==> flow/design.v <==
module Sort5 #(
    parameter DATA_WIDTH = 32
)(
    input iClk,
    input iReset_n,
    input iChipSelect_n,
    input iRead_n,
    input iWrite_n,
    input [3:0] iAddress,               
    input [DATA_WIDTH-1:0] iData,
    output reg [DATA_WIDTH-1:0] oData
);
    reg [DATA_WIDTH-1:0] in0, in1, in2, in3, in4;
    reg [DATA_WIDTH-1:0] sorted0, sorted1, sorted2, sorted3, sorted4;
    reg start;
    always @(posedge iClk or negedge iReset_n) begin
        if (!iReset_n) begin
            in0 <= 0; in1 <= 0; in2 <= 0; in3 <= 0; in4 <= 0;
            sorted0 <= 0; sorted1 <= 0; sorted2 <= 0; sorted3 <= 0; sorted4 <= 0;
            start <= 0;
        end else begin
            if (!iChipSelect_n && !iWrite_n) begin
                case (iAddress)
                    4'd0: in0 <= iData;
                    4'd1: in1 <= iData;
                    4'd2: in2 <= iData;
                    4'd3: in3 <= iData;
                    4'd4: in4 <= iData;
                    4'd5: start <= 1'b1;
                endcase
            end
            if (start) begin
                reg [DATA_WIDTH-1:0] t0, t1, t2, t3, t4;
                reg [DATA_WIDTH-1:0] tmp;
                t0 = in0;
                t1 = in1;
                t2 = in2;
                t3 = in3;
                t4 = in4;
                if (t0 > t1) begin tmp = t0; t0 = t1; t1 = tmp; end
                if (t1 > t2) begin tmp = t1; t1 = t2; t2 = tmp; end
                if (t2 > t3) begin tmp = t2; t2 = t3; t3 = tmp; end
                if (t3 > t4) begin tmp = t3; t3 = t4; t4 = tmp; end
                if (t0 > t1) begin tmp = t0; t0 = t1; t1 = tmp; end
                if (t1 > t2) begin tmp = t1; t1 = t2; t2 = tmp; end
                if (t2 > t3) begin tmp = t2; t2 = t3; t3 = tmp; end
                if (t0 > t1) begin tmp = t0; t0 = t1; t1 = tmp; end
                if (t1 > t2) begin tmp = t1; t1 = t2; t2 = tmp; end
                if (t0 > t1) begin tmp = t0; t0 = t1; t1 = tmp; end
                sorted0 <= t0;
                sorted1 <= t1;
                sorted2 <= t2;
                sorted3 <= t3;
                sorted4 <= t4;
                start <= 0;
            end
        end
    end
    always @(posedge iClk) begin
        if (!iChipSelect_n && !iRead_n) begin
            case (iAddress)
                4'd0: oData <= in0;
                4'd1: oData <= in1;
                4'd2: oData <= in2;
                4'd3: oData <= in3;
                4'd4: oData <= in4;
                4'd6: oData <= sorted0;
                4'd7: oData <= sorted1;
                4'd8: oData <= sorted2;
                4'd9: oData <= sorted3;
                4'd10: oData <= sorted4;
                default: oData <= 0;
            endcase
        end
    end
endmodule
== Step by step through the tools: Sort5 ==
What the tools print for Sort5, step after step.
Line numbers count from 1 in the design file above.
Cell names lack the library's common part.
Not given: -
Set-up
  top module: Sort5
  clock port: iClk
  library: sky130hd
  corner: tt_025C_1v80

== After elaboration ==
Counts by Yosys on the flattened word-level netlist (proc, flatten, opt, wreduce; memories kept). Register bits leave out memories and registers merged into their read ports (data or address). Print and check cells are left out. Cells with the same type and inputs are merged into one.
Word-level totals
  flip-flop bits (word level): 353
  latch bits: 0
  RAM bits: 0
  memory bits (read-only): 0
  clocked read ports x word width: 0
  memory cells: 0
  word-level cells: 82
Operators by class
  add/subtract/negate cells: 0
  multipliers: 0
  divide/modulo/power cells: 0
  $lt $le $gt $ge: 10
  eq/ne operators: 10
  shift operators: 0
  mux-type cells: 39
  bitwise operators: 0
  reduce/logical cells: 11
Operators by type and width (count)
  two-way mux 32 bit: 35
  greater-than comparator 32 bit: 10
  parallel mux 32 bit (select 10 bit): 1
  equality test 4 x 3 -> 1 bit with constant B: 4
  equality test 4 bit with constant B: 3
  AND reduction 2 bit: 5
  equality test 4 x 2 -> 1 bit with constant B: 2
  equality test 4 x 1 -> 1 bit with constant B: 1
  logical NOT 4 bit: 1
  logical NOT 1 bit: 3
  two-way mux 1 bit: 3
  logical AND 1 bit: 2

== Logic depth ==
Longest topological path by Yosys (ltp), each cell counted once; first at word level (registers and memories cut), then after technology mapping (sequential cells cut; the memories' decode and read muxes count).
Logic depth
  depth in word-level cells: 20
  ABC_AREA: 1
  mapped depth: 120

== Synthesis result ==
Yosys stat after the flow's synthesis: flattened, memories mapped to cells. It holds for the ABC_AREA given above (unset counts as 0); a run with the other value may have another netlist.
Mapped netlist
  cells in the netlist: 4312
  cell area after synthesis: 29254.3 um^2
  sequential area: 8993.6 um^2
  flip-flop cells: 353
  buffer cells: 238
Cells by type
  dfrtp_1: count 321, total area 8.03E+03 um^2
  nand2_1: count 1184, total area 4.44E+03 um^2
  o21ai_0: count 822, total area 4.11E+03 um^2
  ha_1: count 313, total area 3.92E+03 um^2
  inv_1: count 441, total area 1.66E+03 um^2
  a21oi_1: count 279, total area 1.4E+03 um^2
  nand3_1: count 268, total area 1.34E+03 um^2
  edfxtp_1: count 32, total area 960.922 um^2
  clkbuf_1: count 199, total area 746.966 um^2
  nor2_1: count 127, total area 476.707 um^2
  a221oi_1: count 25, total area 218.96 um^2
  nand4_1: count 33, total area 206.448 um^2
  o22ai_1: count 32, total area 200.192 um^2
  and2_1: count 31, total area 193.936 um^2
  o21ai_1: count 36, total area 180.173 um^2
  a211oi_1: count 19, total area 142.637 um^2
  nand3_2: count 11, total area 110.106 um^2
  buf_1: count 23, total area 86.333 um^2
Other cell types: 29; their cells: 116.

== Timing after synthesis ==
Path of least setup slack by OpenSTA after synthesis, without wires, with an ideal clock, recovery checks aside; 20% of the period is set as input and as output delay. Where synthesis merged equal registers, the netlist keeps one of their names.
Timing post-synthesis
  path kind: register -> register
  start point: register in0[23]
  end point: register sorted0[0]
  clock period: 20.0 ns
  library setup time: 0.116 ns
  launch time at the first pin: 0.000 ns
  arrival: 13.421 ns
  path slack: 6.462 ns
  delay of the path: 13.537 ns
  stages: 93
  buffers on the path: 14
  period reached after synthesis: 13.538 ns
"delay of the path" is the arrival time less input delay plus setup time.
"stages" counts driving pins, that of a launching flip-flop among them; a cell with two outputs on the path counts twice.
"period reached after synthesis" is the clock period less the worst setup slack; recovery checks do not enter. This is arithmetic on one report: input and output delays are still those of the set period (20% each).
Between the ends stands the longest chain of elaborated cells between them, by number of cells; it is not shown to be the way that was timed. Of several equally long chains one is given.
Each line given opens the expression or statement behind the cell; cells for indexed reads and writes are added by Yosys, which also makes memories of some case tables.
Between the ends, post-synthesis
  path through: dfrtp_1 > ha_1 > nand2_1 > nor2_1 > nand4_1 > nor2_2 > nand4_2 > nand2_2 > buf_1 > clkbuf_1 > o21ai_0 > ha_1 > nand2_1 > nor2_1 > nand2_1 > nor3_2 > nand2_1 > nand2_1 > [... 57 more ...] > and2_1 > ha_1 > nand2_1 > inv_1 > a221oi_1 > o221ai_1 > nand2_1 > o2111ai_1 > nand2_1 > nand3_1 > nand2_1 > clkbuf_1 > clkbuf_1 > nand2_1 > nand2_1 > inv_1 > nand2_1 > nand2_1
  length of the longest elaborated chain: 20
  elaborated cells between the ends (all ways): 41
RTL lines, path post-synthesis
  start: declaration: RTL line 13  | reg [DATA_WIDTH-1:0] in0, in1, in2, in3, in4;
  start: assignment: RTL line 18  | in0 <= 0; in1 <= 0; in2 <= 0; in3 <= 0; in4 <= 0;
  start: assignment: RTL line 24  | 4'd0: in0 <= iData;
  greater-than comparator 32 bit: RTL line 40  | if (t0 > t1) begin tmp = t0; t0 = t1; t1 = tmp; end
  two-way mux 32 bit: RTL line 40
  two-way mux 32 bit: RTL line 32  | if (start) begin
  greater-than comparator 32 bit: RTL line 41  | if (t1 > t2) begin tmp = t1; t1 = t2; t2 = tmp; end
  two-way mux 32 bit: RTL line 41
  two-way mux 32 bit: RTL line 32
  greater-than comparator 32 bit: RTL line 44  | if (t0 > t1) begin tmp = t0; t0 = t1; t1 = tmp; end
  [... 6 more ...]
  two-way mux 32 bit: RTL line 47  | if (t0 > t1) begin tmp = t0; t0 = t1; t1 = tmp; end
  two-way mux 32 bit: RTL line 32
  greater-than comparator 32 bit: RTL line 48  | if (t1 > t2) begin tmp = t1; t1 = t2; t2 = tmp; end
  two-way mux 32 bit: RTL line 48
  two-way mux 32 bit: RTL line 32
  greater-than comparator 32 bit: RTL line 49  | if (t0 > t1) begin tmp = t0; t0 = t1; t1 = tmp; end
  two-way mux 32 bit: RTL line 49
  end: assignment: RTL line 19  | sorted0 <= 0; sorted1 <= 0; sorted2 <= 0; sorted3 <= 0; sorted4 <= 0;
  end: assignment: RTL line 50  | sorted0 <= t0;
  end: declaration: RTL line 14  | reg [DATA_WIDTH-1:0] sorted0, sorted1, sorted2, sorted3, sorted4;

== Timing after layout ==
From the final timing report of run A: the path of least setup slack in the routed layout; clock arrival at registers is part of the times.
Timing post-layout
  path kind: register -> register
  start point: register in0[23]
  end point: register sorted0[28]
  clock period: 21.8 ns
  library setup time: 0.07 ns
  launch time at the first pin: 0.57 ns
  arrival: 18.51 ns
  path slack: 3.80 ns
  stages: 85
  buffers on the path: 6
Between the ends stands the longest chain of elaborated cells between them, by number of cells; it is not shown to be the way that was timed. Of several equally long chains one is given.
Between the ends, post-layout
  path through: dfrtp_1 > ha_1 > nand2_1 > nor2_1 > nand4_1 > nor2_2 > nand4_2 > nand2_8 > buf_8 > o21ai_0 > ha_1 > nand4_1 > nor2_1 > nand2_1 > nand2_1 > nand2_1 > nand2_1 > nand2_1 > [... 49 more ...] > nand2_1 > and2_1 > ha_1 > nand2_1 > inv_1 > a221oi_1 > o221ai_1 > nand2_1 > o2111ai_1 > nand2_1 > nand3_1 > nand2_2 > clkinv_1 > buf_6 > o21ai_0 > inv_1 > nand2_1 > nand2_1
  length of the longest elaborated chain: 20
  elaborated cells between the ends (all ways): 41
RTL lines, path post-layout
  start: declaration: RTL line 13  | reg [DATA_WIDTH-1:0] in0, in1, in2, in3, in4;
  start: assignment: RTL line 18  | in0 <= 0; in1 <= 0; in2 <= 0; in3 <= 0; in4 <= 0;
  start: assignment: RTL line 24  | 4'd0: in0 <= iData;
  greater-than comparator 32 bit: RTL line 40  | if (t0 > t1) begin tmp = t0; t0 = t1; t1 = tmp; end
  two-way mux 32 bit: RTL line 40
  two-way mux 32 bit: RTL line 32  | if (start) begin
  greater-than comparator 32 bit: RTL line 41  | if (t1 > t2) begin tmp = t1; t1 = t2; t2 = tmp; end
  two-way mux 32 bit: RTL line 41
  two-way mux 32 bit: RTL line 32
  greater-than comparator 32 bit: RTL line 44  | if (t0 > t1) begin tmp = t0; t0 = t1; t1 = tmp; end
  [... 6 more ...]
  two-way mux 32 bit: RTL line 47  | if (t0 > t1) begin tmp = t0; t0 = t1; t1 = tmp; end
  two-way mux 32 bit: RTL line 32
  greater-than comparator 32 bit: RTL line 48  | if (t1 > t2) begin tmp = t1; t1 = t2; t2 = tmp; end
  two-way mux 32 bit: RTL line 48
  two-way mux 32 bit: RTL line 32
  greater-than comparator 32 bit: RTL line 49  | if (t0 > t1) begin tmp = t0; t0 = t1; t1 = tmp; end
  two-way mux 32 bit: RTL line 49
  end: assignment: RTL line 19  | sorted0 <= 0; sorted1 <= 0; sorted2 <= 0; sorted3 <= 0; sorted4 <= 0;
  end: assignment: RTL line 50  | sorted0 <= t0;
  end: declaration: RTL line 14  | reg [DATA_WIDTH-1:0] sorted0, sorted1, sorted2, sorted3, sorted4;

--- measured runs ---
Design Sort5 on sky130hd. What follows are 5 stored runs of the flow, each under its own settings; their order means nothing. The constraints put input and output delay at 20% of the set period each and load the outputs with 0.01 pF.
"period reached" means the clock period less the worst setup slack. The figure is calculated, with input and output delays left at 20% of the set period.
"worst setup path time" = time allowed to the worst setup path (clock period - input delay - output delay, where it has them) - its slack; a late launch clock adds to it, a late capture clock takes from it.

==> run A: settings <==
{ "ABC_AREA": 1, "CAP_MARGIN": 10, "CELL_PAD_IN_SITES_DETAIL_PLACEMENT": 0, "CORE_ASPECT_RATIO": 0.75, "CORE_MARGIN": 10, "CTS_CLUSTER_DIAMETER": 176, "CTS_CLUSTER_SIZE": 51, "GPL_ROUTABILITY_DRIVEN": 0, "HOLD_SLACK_MARGIN": 0.29, "MAX_ROUTING_LAYER": "met4", "MIN_ROUTING_LAYER": "met1", "PLACE_DENSITY_LB_ADDON": 0.25, "SETUP_SLACK_MARGIN": 2.78, "SLEW_MARGIN": 10, "period_ns": 21.8, "CORE_UTILIZATION": 40 }
==> run A: results <==
cell area after synthesis: 29,254.3 um^2
die area: 84,464.7 um^2
standard-cell area after layout: 31,222.4 um^2
utilization in the final report: 0.433
lowest setup slack: 3.798 ns
total negative slack on setup checks: 0.000 ns
worst hold slack: 0.507 ns
period reached: 18.002 ns
worst setup path time: 18.00 ns
type of the worst setup path: register -> register

==> run B: settings <==
{ "ABC_AREA": 0, "CAP_MARGIN": 40, "CORE_ASPECT_RATIO": 0.9, "CORE_MARGIN": 6, "CORE_UTILIZATION": 26, "CTS_CLUSTER_DIAMETER": 168, "CTS_CLUSTER_SIZE": 16, "GPL_ROUTABILITY_DRIVEN": 0, "GPL_TIMING_DRIVEN": 0, "MIN_ROUTING_LAYER": "met2", "PLACE_DENSITY_LB_ADDON": 0.05, "SETUP_SLACK_MARGIN": 4.88, "SLEW_MARGIN": 15, "TNS_END_PERCENT": 60, "period_ns": 18.2 }
==> run B: results <==
cell area after synthesis: 29,513.3 um^2
die area: 121,753.0 um^2
standard-cell area after layout: 39,730.6 um^2
utilization in the final report: 0.355
lowest setup slack: -1.891 ns
total negative slack on setup checks: -119.856 ns
worst hold slack: 0.513 ns
period reached: 20.091 ns
worst setup path time: 20.09 ns
type of the worst setup path: register -> register

==> run C: settings <==
{ "CORE_UTILIZATION": 40, "period_ns": 20.0, "CAP_MARGIN": 20, "CORE_MARGIN": 2, "SLEW_MARGIN": 20 }
==> run C: results <==
cell area after synthesis: 29,513.3 um^2
die area: 75,971.9 um^2
standard-cell area after layout: 36,175.9 um^2
utilization in the final report: 0.496
lowest setup slack: 0.731 ns
total negative slack on setup checks: 0.000 ns
worst hold slack: 0.497 ns
period reached: 19.269 ns
worst setup path time: 19.27 ns
type of the worst setup path: register -> register

==> run D: settings <==
{ "ABC_AREA": 1, "CORE_UTILIZATION": 40, "CTS_CLUSTER_DIAMETER": 168, "PLACE_DENSITY_LB_ADDON": 0.05, "SETUP_SLACK_MARGIN": 4.88, "SLEW_MARGIN": 0, "period_ns": 20.0, "CAP_MARGIN": 20, "CORE_MARGIN": 2 }
==> run D: results <==
cell area after synthesis: 29,254.3 um^2
die area: 75,314.6 um^2
standard-cell area after layout: 34,413.0 um^2
utilization in the final report: 0.473
lowest setup slack: 5.431 ns
total negative slack on setup checks: 0.000 ns
worst hold slack: 0.479 ns
period reached: 14.569 ns
worst setup path time: 14.57 ns
type of the worst setup path: register -> register

==> run E: settings <==
{ "CELL_PAD_IN_SITES_DETAIL_PLACEMENT": 1, "CORE_MARGIN": 10, "CTS_CLUSTER_DIAMETER": 244, "GPL_ROUTABILITY_DRIVEN": 0, "HOLD_SLACK_MARGIN": 0.29, "PLACE_DENSITY_LB_ADDON": 0.25, "SETUP_SLACK_MARGIN": 2.78, "SLEW_MARGIN": 10, "period_ns": 27.4, "CAP_MARGIN": 20, "CORE_UTILIZATION": 40 }
==> run E: results <==
cell area after synthesis: 29,513.3 um^2
die area: 85,048.1 um^2
standard-cell area after layout: 32,707.6 um^2
utilization in the final report: 0.448
lowest setup slack: 3.510 ns
total negative slack on setup checks: 0.000 ns
worst hold slack: 0.497 ns
period reached: 23.890 ns
worst setup path time: 23.89 ns
type of the worst setup path: register -> register
--- end ---
